==> flow/design.v <==
module cordic_phase_shifter #(parameter DEPTH = 1, LOG2_PHASE_SCALE = 1)(
input clk,
input rst_n,
input signed [8:0] x_in,
input signed [8:0] y_in,
input signed [31:0] p,
output reg signed [8:0] x_out,
output reg signed [8:0] y_out,
output reg signed [31:0] phase_final
);
wire signed [31:0] atan_table [0:30];
   assign atan_table[0]  = 32'b00100000000000000000000000000000; 
   assign atan_table[1]  = 32'b00010010111001000000010100011101; 
   assign atan_table[2]  = 32'b00001001111110110011100001011011; 
   assign atan_table[3]  = 32'b00000101000100010001000111010100; 
   assign atan_table[4]  = 32'b00000010100010110000110101000011;
   assign atan_table[5]  = 32'b00000001010001011101011111100001;
   assign atan_table[6]  = 32'b00000000101000101111011000011110;
   assign atan_table[7]  = 32'b00000000010100010111110001010101;
   assign atan_table[8]  = 32'b00000000001010001011111001010011;
   assign atan_table[9]  = 32'b00000000000101000101111100101110;
   assign atan_table[10] = 32'b00000000000010100010111110011000;
   assign atan_table[11] = 32'b00000000000001010001011111001100;
   assign atan_table[12] = 32'b00000000000000101000101111100110;
   assign atan_table[13] = 32'b00000000000000010100010111110011;
   assign atan_table[14] = 32'b00000000000000001010001011111001;
   assign atan_table[15] = 32'b00000000000000000101000101111101;
   assign atan_table[16] = 32'b00000000000000000010100010111110;
   assign atan_table[17] = 32'b00000000000000000001010001011111;
   assign atan_table[18] = 32'b00000000000000000000101000101111;
   assign atan_table[19] = 32'b00000000000000000000010100011000;
   assign atan_table[20] = 32'b00000000000000000000001010001100;
   assign atan_table[21] = 32'b00000000000000000000000101000110;
   assign atan_table[22] = 32'b00000000000000000000000010100011;
   assign atan_table[23] = 32'b00000000000000000000000001010001;
   assign atan_table[24] = 32'b00000000000000000000000000101000;
   assign atan_table[25] = 32'b00000000000000000000000000010100;
   assign atan_table[26] = 32'b00000000000000000000000000001010;
   assign atan_table[27] = 32'b00000000000000000000000000000101;
   assign atan_table[28] = 32'b00000000000000000000000000000010;
   assign atan_table[29] = 32'b00000000000000000000000000000001;
   assign atan_table[30] = 32'b00000000000000000000000000000000;
reg signed [8:0] next_x_out, next_y_out;
reg signed [31:0] next_phase_final;
wire signed [31:0] atan_val;
always @(posedge clk) begin
    if (!rst_n) begin
        x_out <= x_in;
        y_out <= y_in;
        phase_final <= p;
    end 
    else begin
        x_out <= next_x_out;
        y_out <= next_y_out;
        phase_final <= next_phase_final;
    end
end
localparam [8:0] DEPTH_CASTED = DEPTH[8:0];
assign atan_val = atan_table[DEPTH_CASTED] >>> LOG2_PHASE_SCALE;
always @* begin
    next_x_out = x_in + (y_in >>> DEPTH_CASTED);
    next_y_out = y_in - (x_in >>> DEPTH_CASTED);
    next_phase_final = p + atan_val;
    if (p[31] == 1'b0) begin
        next_x_out = x_in - (y_in >>> DEPTH_CASTED);
        next_y_out = y_in + (x_in >>> DEPTH_CASTED);
        next_phase_final = p - atan_val;
    end
end
endmodule
module pipeline(
input clk,
input rst_n,
input signed [8:0] x_in,
input signed [8:0] y_in,
input signed [31:0] phase_in,
input in_valid,
output signed [8:0] x_out,
output signed [8:0] y_out,
output signed [31:0] phase_out,
output out_valid
);
    wire signed [8:0] x_stage [0:31];
    wire signed [8:0] y_stage [0:31];
    wire signed [31:0] phase_stage [0:31];
    assign x_stage[0] = x_in;
    assign y_stage[0] = y_in;
    assign phase_stage[0] = phase_in;
genvar i;
generate
        for (i = 0; i < 31; i = i + 1) begin : cordic_stages
            cordic_phase_shifter #(
                .DEPTH(i),
                .LOG2_PHASE_SCALE(0)
            ) stage_inst (
                .clk(clk),
                .rst_n(rst_n),
                .x_in(x_stage[i]),
                .y_in(y_stage[i]),
                .p(phase_stage[i]),
                .x_out(x_stage[i+1]),
                .y_out(y_stage[i+1]),
                .phase_final(phase_stage[i+1])
            );
        end
endgenerate
    reg [30:0] valid_stage;
    always @(posedge clk) begin
        if (!rst_n)
            valid_stage <= 31'd0;
        else
            valid_stage <= {valid_stage[29:0], in_valid};
    end
    assign out_valid = valid_stage[30];
    assign x_out = x_stage[31];
    assign y_out = y_stage[31];
    assign phase_out = phase_stage[31];
endmodule
Ticket comment

### Tool chain data of pipeline

Module pipeline before and after one edit of its RTL, step after step.
Lines under "before" count in the file above, lines under "after" in the edited file.
"change": "after" minus "before" as printed here. "relative change": 100 x difference / "before".
Operators: Yosys type, input widths -> output width; for muxes data width and select width s.
A cell with - has no value.

* top module: pipeline
* clock port: clk
* standard-cell library: sky130hd
* corner: tt_025C_1v80

### The edit

The edit as a unified diff against the file above.
The edit is scripted: it alters the design's behaviour and was not made to optimise anything.

```diff
@@ -85,5 +85,7 @@
     wire signed [31:0] phase_stage [0:31];
     assign x_stage[0] = x_in;
-    assign y_stage[0] = y_in;
+    reg signed [8:0] y_stage_p1;
+    always @(posedge clk) y_stage_p1 <= y_in;
+    assign y_stage[0] = y_stage_p1;
     assign phase_stage[0] = phase_in;
 genvar i;
```

### Word level

Yosys after proc, flatten, opt, wreduce and memory -nomap, before mapping. Enables and synchronous resets that opt folds into registers are not counted as muxes. Print and check cells are not counted. Equal cells are merged and count once.

Bit counts
* register bits after elaboration: before 1581, after 1590, change +9, relative change +0.57%
* bits of input ports: before 53, after 53, change 0, relative change 0.00%
* output and inout port bits: before 51, after 51, change 0, relative change 0.00%
* word-level cells: before 461, after 462, change +1, relative change +0.22%

Operators by class
* add/sub/neg operators: before 183, after 183, change 0, relative change 0.00%
* multiplexer cells: before 184, after 184, change 0, relative change 0.00%

Unchanged operator kinds not shown: 80.

### Longest topological paths

Yosys ltp: most cells in a row. Word level: on the elaborated netlist, between registers, memories and ports. Mapped: between sequential cells and ports; inverters and the memories' decode and read muxes count.

Depth
* depth in word-level cells: before 3, after 3, change 0, relative change 0.00%
* ABC_AREA: before 0, after 0
* mapped depth: before 16, after 16, change 0, relative change 0.00%
* depth with buffers taken out: before 16, after 16, change 0, relative change 0.00%

### Netlist

Yosys stat after the flow's synthesis: flattened, memories mapped to cells. It holds for the ABC_AREA given above (unset counts as 0); a run with the other value may have another netlist.

Mapped netlist
* cell count: before 12039, after 12048, change +9, relative change +0.07%
* synthesis area (µm²): before 110110.6, after 110290.8, change +180.2, relative change +0.16%
* mapped flip-flops: before 1581, after 1590, change +9, relative change +0.57%

Cells by type
* sky130_fd_sc_hd__dfxtp_1: before 1581, after 1590, change +9, relative change +0.57%

Unchanged cell types not shown: 96.
The figures by module come from a second, unflattened synthesis with its own total; it is not the netlist above.

Second synthesis, totals
* cells (unflattened synthesis): before 13892, after 13901, change +9, relative change +0.06%
* area (unflattened synthesis) (µm²): before 120684.5, after 120864.7, change +180.2, relative change +0.15%

Rows give one instance, submodules left out.

Modules, before
* cordic_phase_shifter: instances 1, cells 562, area 4524.3 µm², seq. area 1001.0 µm²
* cordic_phase_shifter: instances 1, cells 541, area 4478.0 µm², seq. area 1001.0 µm²
* cordic_phase_shifter: instances 1, cells 522, area 4256.6 µm², seq. area 1001.0 µm²
* cordic_phase_shifter: instances 1, cells 494, area 4226.6 µm², seq. area 1001.0 µm²
* cordic_phase_shifter: instances 1, cells 487, area 4136.5 µm², seq. area 1001.0 µm²
* cordic_phase_shifter: instances 1, cells 475, area 4103.9 µm², seq. area 1001.0 µm²
* cordic_phase_shifter: instances 1, cells 486, area 4087.7 µm², seq. area 1001.0 µm²
* cordic_phase_shifter: instances 1, cells 461, area 4080.2 µm², seq. area 1001.0 µm²
* cordic_phase_shifter: instances 1, cells 473, area 4060.1 µm², seq. area 1001.0 µm²
* cordic_phase_shifter: instances 1, cells 485, area 4040.1 µm², seq. area 1001.0 µm²
* cordic_phase_shifter: instances 1, cells 480, area 4017.6 µm², seq. area 1001.0 µm²
* cordic_phase_shifter: instances 1, cells 448, area 3998.8 µm², seq. area 1001.0 µm²
* cordic_phase_shifter: instances 1, cells 471, area 3992.6 µm², seq. area 1001.0 µm²
* cordic_phase_shifter: instances 1, cells 465, area 3986.3 µm², seq. area 1001.0 µm²

before: Further modules, not shown: 18.

Modules, after
* cordic_phase_shifter: instances 1, cells 562, area 4524.3 µm², seq. area 1001.0 µm²
* cordic_phase_shifter: instances 1, cells 541, area 4478.0 µm², seq. area 1001.0 µm²
* cordic_phase_shifter: instances 1, cells 522, area 4256.6 µm², seq. area 1001.0 µm²
* cordic_phase_shifter: instances 1, cells 494, area 4226.6 µm², seq. area 1001.0 µm²
* cordic_phase_shifter: instances 1, cells 487, area 4136.5 µm², seq. area 1001.0 µm²
* cordic_phase_shifter: instances 1, cells 475, area 4103.9 µm², seq. area 1001.0 µm²
* cordic_phase_shifter: instances 1, cells 486, area 4087.7 µm², seq. area 1001.0 µm²
* cordic_phase_shifter: instances 1, cells 461, area 4080.2 µm², seq. area 1001.0 µm²
* cordic_phase_shifter: instances 1, cells 473, area 4060.1 µm², seq. area 1001.0 µm²
* cordic_phase_shifter: instances 1, cells 485, area 4040.1 µm², seq. area 1001.0 µm²
* cordic_phase_shifter: instances 1, cells 480, area 4017.6 µm², seq. area 1001.0 µm²
* cordic_phase_shifter: instances 1, cells 448, area 3998.8 µm², seq. area 1001.0 µm²
* cordic_phase_shifter: instances 1, cells 471, area 3992.6 µm², seq. area 1001.0 µm²
* cordic_phase_shifter: instances 1, cells 465, area 3986.3 µm², seq. area 1001.0 µm²

after: Further modules, not shown: 18.

### Path before layout

Source: OpenSTA report_checks on the synthesized netlist (no wires, ideal clock, input and output delay 20% of the period each), path of least setup slack; recovery checks are left aside. Register names are those of the netlist, which keeps one name where synthesis merged equal registers.

Timing path after synthesis
* path type: before register to register, after register to register
* start point: before register cordic_stages[0].stage_inst.phase_final[31], after register cordic_stages[0].stage_inst.phase_final[31]
* end point: before register cordic_stages[1].stage_inst.phase_final[25], after register cordic_stages[1].stage_inst.phase_final[25]
* clock period (ps): before 10000, after 10000, change 0, relative change 0.00%
* setup time (ps): before 121, after 121, change 0
* launch time at the first pin (ps): before 0, after 0, change 0
* data arrival time (ps): before 3987, after 3987, change 0, relative change 0.00%
* data required time (ps): before 9879, after 9879, change 0, relative change 0.00%
* setup slack (ps): before 5892, after 5892, change 0
* path delay (ps): before 4108, after 4108, change 0, relative change 0.00%
* stages on the path: before 15, after 15, change 0, relative change 0.00%
* synthesis period reached (ps): before 4108, after 4108, change 0, relative change 0.00%

"path delay" = arrival - input delay + setup time.
"stages on the path": output pins that drive a net of the path, with the launching flip-flop's if there is one; two outputs of one cell count as two.
"synthesis period reached" is the clock period less the worst setup slack; recovery checks do not enter. This is arithmetic on one report: input and output delays are still those of the set period (20% each).
The rows between start and end are the longest chain of elaborated cells between them; the timing report does not say that the signal goes this way. Where chains are equally long, one stands for them.
A line is the first line of the expression or statement that the cell stems from. Yosys adds cells for indexed reads and writes and turns some case tables into memories.

Between the ends, after synthesis, before:
* cell sequence: sky130_fd_sc_hd__dfxtp_1 sky130_fd_sc_hd__clkbuf_1 sky130_fd_sc_hd__buf_1 sky130_fd_sc_hd__inv_1 sky130_fd_sc_hd__ha_1 sky130_fd_sc_hd__a21oi_1 sky130_fd_sc_hd__nor2_1 sky130_fd_sc_hd__or4b_4 sky130_fd_sc_hd__a221oi_2 sky130_fd_sc_hd__o21ai_1 sky130_fd_sc_hd__o21a_2 sky130_fd_sc_hd__a41o_4 sky130_fd_sc_hd__a31oi_4 sky130_fd_sc_hd__xnor2_1 sky130_fd_sc_hd__mux2_4
* cells in the longest elaborated chain: 2
* elaborated cells between the ends (all ways): 2

Ends and longest elaborated chain, after synthesis, before
* from (decl): line 9 `output reg signed [31:0] phase_final`
* from (assign): line 50 `phase_final <= p;`
* from (assign): line 55 `phase_final <= next_phase_final;`
* $mux 32: line 64 `if (p[31] == 1'b0) begin`
* $mux 32: line 47 `if (!rst_n) begin`
* to (assign): line 50
* to (assign): line 55
* to (decl): line 9

Between the ends, after synthesis, after:
* cell sequence: sky130_fd_sc_hd__dfxtp_1 sky130_fd_sc_hd__clkbuf_1 sky130_fd_sc_hd__buf_1 sky130_fd_sc_hd__inv_1 sky130_fd_sc_hd__ha_1 sky130_fd_sc_hd__a21oi_1 sky130_fd_sc_hd__nor2_1 sky130_fd_sc_hd__or4b_4 sky130_fd_sc_hd__a221oi_2 sky130_fd_sc_hd__o21ai_1 sky130_fd_sc_hd__o21a_2 sky130_fd_sc_hd__a41o_4 sky130_fd_sc_hd__a31oi_4 sky130_fd_sc_hd__xnor2_1 sky130_fd_sc_hd__mux2_4
* cells in the longest elaborated chain: 2
* elaborated cells between the ends (all ways): 2

Ends and longest elaborated chain, after synthesis, after
* from (decl): line 9 `output reg signed [31:0] phase_final`
* from (assign): line 50 `phase_final <= p;`
* from (assign): line 55 `phase_final <= next_phase_final;`
* $mux 32: line 64 `if (p[31] == 1'b0) begin`
* $mux 32: line 47 `if (!rst_n) begin`
* to (assign): line 50
* to (assign): line 55
* to (decl): line 9

### Worst path after layout

Path of least setup slack in the final report of each run of pair 1 (OpenROAD, finished layout, wires in). Where an end is a register, its clock arrival counts in the times.
The path's times are printed in steps of 10 ps; the period is the one set.

Timing path after layout
* path type: before register to register, after register to register
* start point: before register cordic_stages[22].stage_inst.phase_final[31], after register cordic_stages[7].stage_inst.phase_final[31]
* end point: before register cordic_stages[23].stage_inst.phase_final[26], after register cordic_stages[8].stage_inst.phase_final[28]
* clock period (ps): before 10000, after 10000, change 0, relative change 0.00%
* setup time (ps): before 100, after 110, change +10
* launch time at the first pin (ps): before 880, after 820, change -60, relative change -6.82%
* data arrival time (ps): before 5660, after 5240, change -420, relative change -7.42%
* data required time (ps): before 10760, after 10710, change -50, relative change -0.46%
* setup slack (ps): before 5090, after 5470, change +380
* stages on the path: before 13, after 13, change 0, relative change 0.00%

The rows between start and end are the longest chain of elaborated cells between them; the timing report does not say that the signal goes this way. Where chains are equally long, one stands for them.

Between the ends, after layout, before:
* cell sequence: sky130_fd_sc_hd__dfxtp_1 sky130_fd_sc_hd__clkinv_1 sky130_fd_sc_hd__ha_1 sky130_fd_sc_hd__nor2b_1 sky130_fd_sc_hd__o21ai_0 sky130_fd_sc_hd__a2111o_1 sky130_fd_sc_hd__a31oi_1 sky130_fd_sc_hd__o211ai_1 sky130_fd_sc_hd__a21oi_1 sky130_fd_sc_hd__o21ai_0 sky130_fd_sc_hd__a21oi_1 sky130_fd_sc_hd__o21ai_0 sky130_fd_sc_hd__a31o_2
* cells in the longest elaborated chain: 2
* elaborated cells between the ends (all ways): 2

Ends and longest elaborated chain, after layout, before
* from (decl): line 9 `output reg signed [31:0] phase_final`
* from (assign): line 50 `phase_final <= p;`
* from (assign): line 55 `phase_final <= next_phase_final;`
* $mux 32: line 64 `if (p[31] == 1'b0) begin`
* $mux 32: line 47 `if (!rst_n) begin`
* to (assign): line 50
* to (assign): line 55
* to (decl): line 9

Between the ends, after layout, after:
* cell sequence: sky130_fd_sc_hd__dfxtp_1 sky130_fd_sc_hd__inv_1 sky130_fd_sc_hd__ha_1 sky130_fd_sc_hd__o21a_1 sky130_fd_sc_hd__o21a_1 sky130_fd_sc_hd__o21ai_0 sky130_fd_sc_hd__or4_1 sky130_fd_sc_hd__nand2_1 sky130_fd_sc_hd__a41oi_2 sky130_fd_sc_hd__o311ai_1 sky130_fd_sc_hd__a221oi_1 sky130_fd_sc_hd__xnor2_1 sky130_fd_sc_hd__mux2_2
* cells in the longest elaborated chain: 2
* elaborated cells between the ends (all ways): 2

Ends and longest elaborated chain, after layout, after
* from (decl): line 9 `output reg signed [31:0] phase_final`
* from (assign): line 50 `phase_final <= p;`
* from (assign): line 55 `phase_final <= next_phase_final;`
* $mux 32: line 64 `if (p[31] == 1'b0) begin`
* $mux 32: line 47 `if (!rst_n) begin`
* to (assign): line 50
* to (assign): line 55
* to (decl): line 9

### Flow runs

Both versions went through the flow (Yosys, OpenROAD) with the same settings in each pair. Constraints: input delay and output delay 20% of the set period each, output load 0.01 pF.

Flow settings, pair 1:
* CORE_UTILIZATION: 40
* period_ns: 10.0
* CAP_MARGIN: 20
* CORE_MARGIN: 2
* SLEW_MARGIN: 20

Final reports, pair 1
* synthesized cell area (µm²): before 110110.6, after 110290.8, change +180.2, relative change +0.16%
* overall die area (µm²): before 279492.0, after 279942.0, change +450.0, relative change +0.16%
* standard-cell area of the final layout (µm²): before 121069.0, after 121519.0, change +450.0, relative change +0.37%
* utilization after layout: before 0.442, after 0.444, change +0.002
* smallest setup slack (ps): before 5094, after 5465, change +371
* setup total negative slack (ps): before 0, after 0, change 0
* smallest hold slack (ps): before 321, after 306, change -15
* period achieved (ps): before 4906, after 4535, change -371, relative change -7.56%

Flow settings, pair 2:
* CORE_ASPECT_RATIO: 1.22
* CORE_UTILIZATION: 23
* MAX_ROUTING_LAYER: met4
* PLACE_DENSITY_LB_ADDON: 0.01
* SLEW_MARGIN: 30
* period_ns: 3.21
* CAP_MARGIN: 20
* CORE_MARGIN: 2

Final reports, pair 2
* synthesized cell area (µm²): before 110110.6, after 110290.8, change +180.2, relative change +0.16%
* overall die area (µm²): before 484318.0, after 485108.0, change +790.0, relative change +0.16%
* standard-cell area of the final layout (µm²): before 140920.0, after 141270.0, change +350.0, relative change +0.25%
* utilization after layout: before 0.296, after 0.296, change 0.000
* smallest setup slack (ps): before -48, after -37, change +11
* setup total negative slack (ps): before -87, after -94, change -7
* smallest hold slack (ps): before 142, after 142, change 0
* period achieved (ps): before 3258, after 3247, change -11, relative change -0.34%

"period achieved" means the clock period less the worst setup slack. The figure is calculated, with input and output delays left at 20% of the set period.
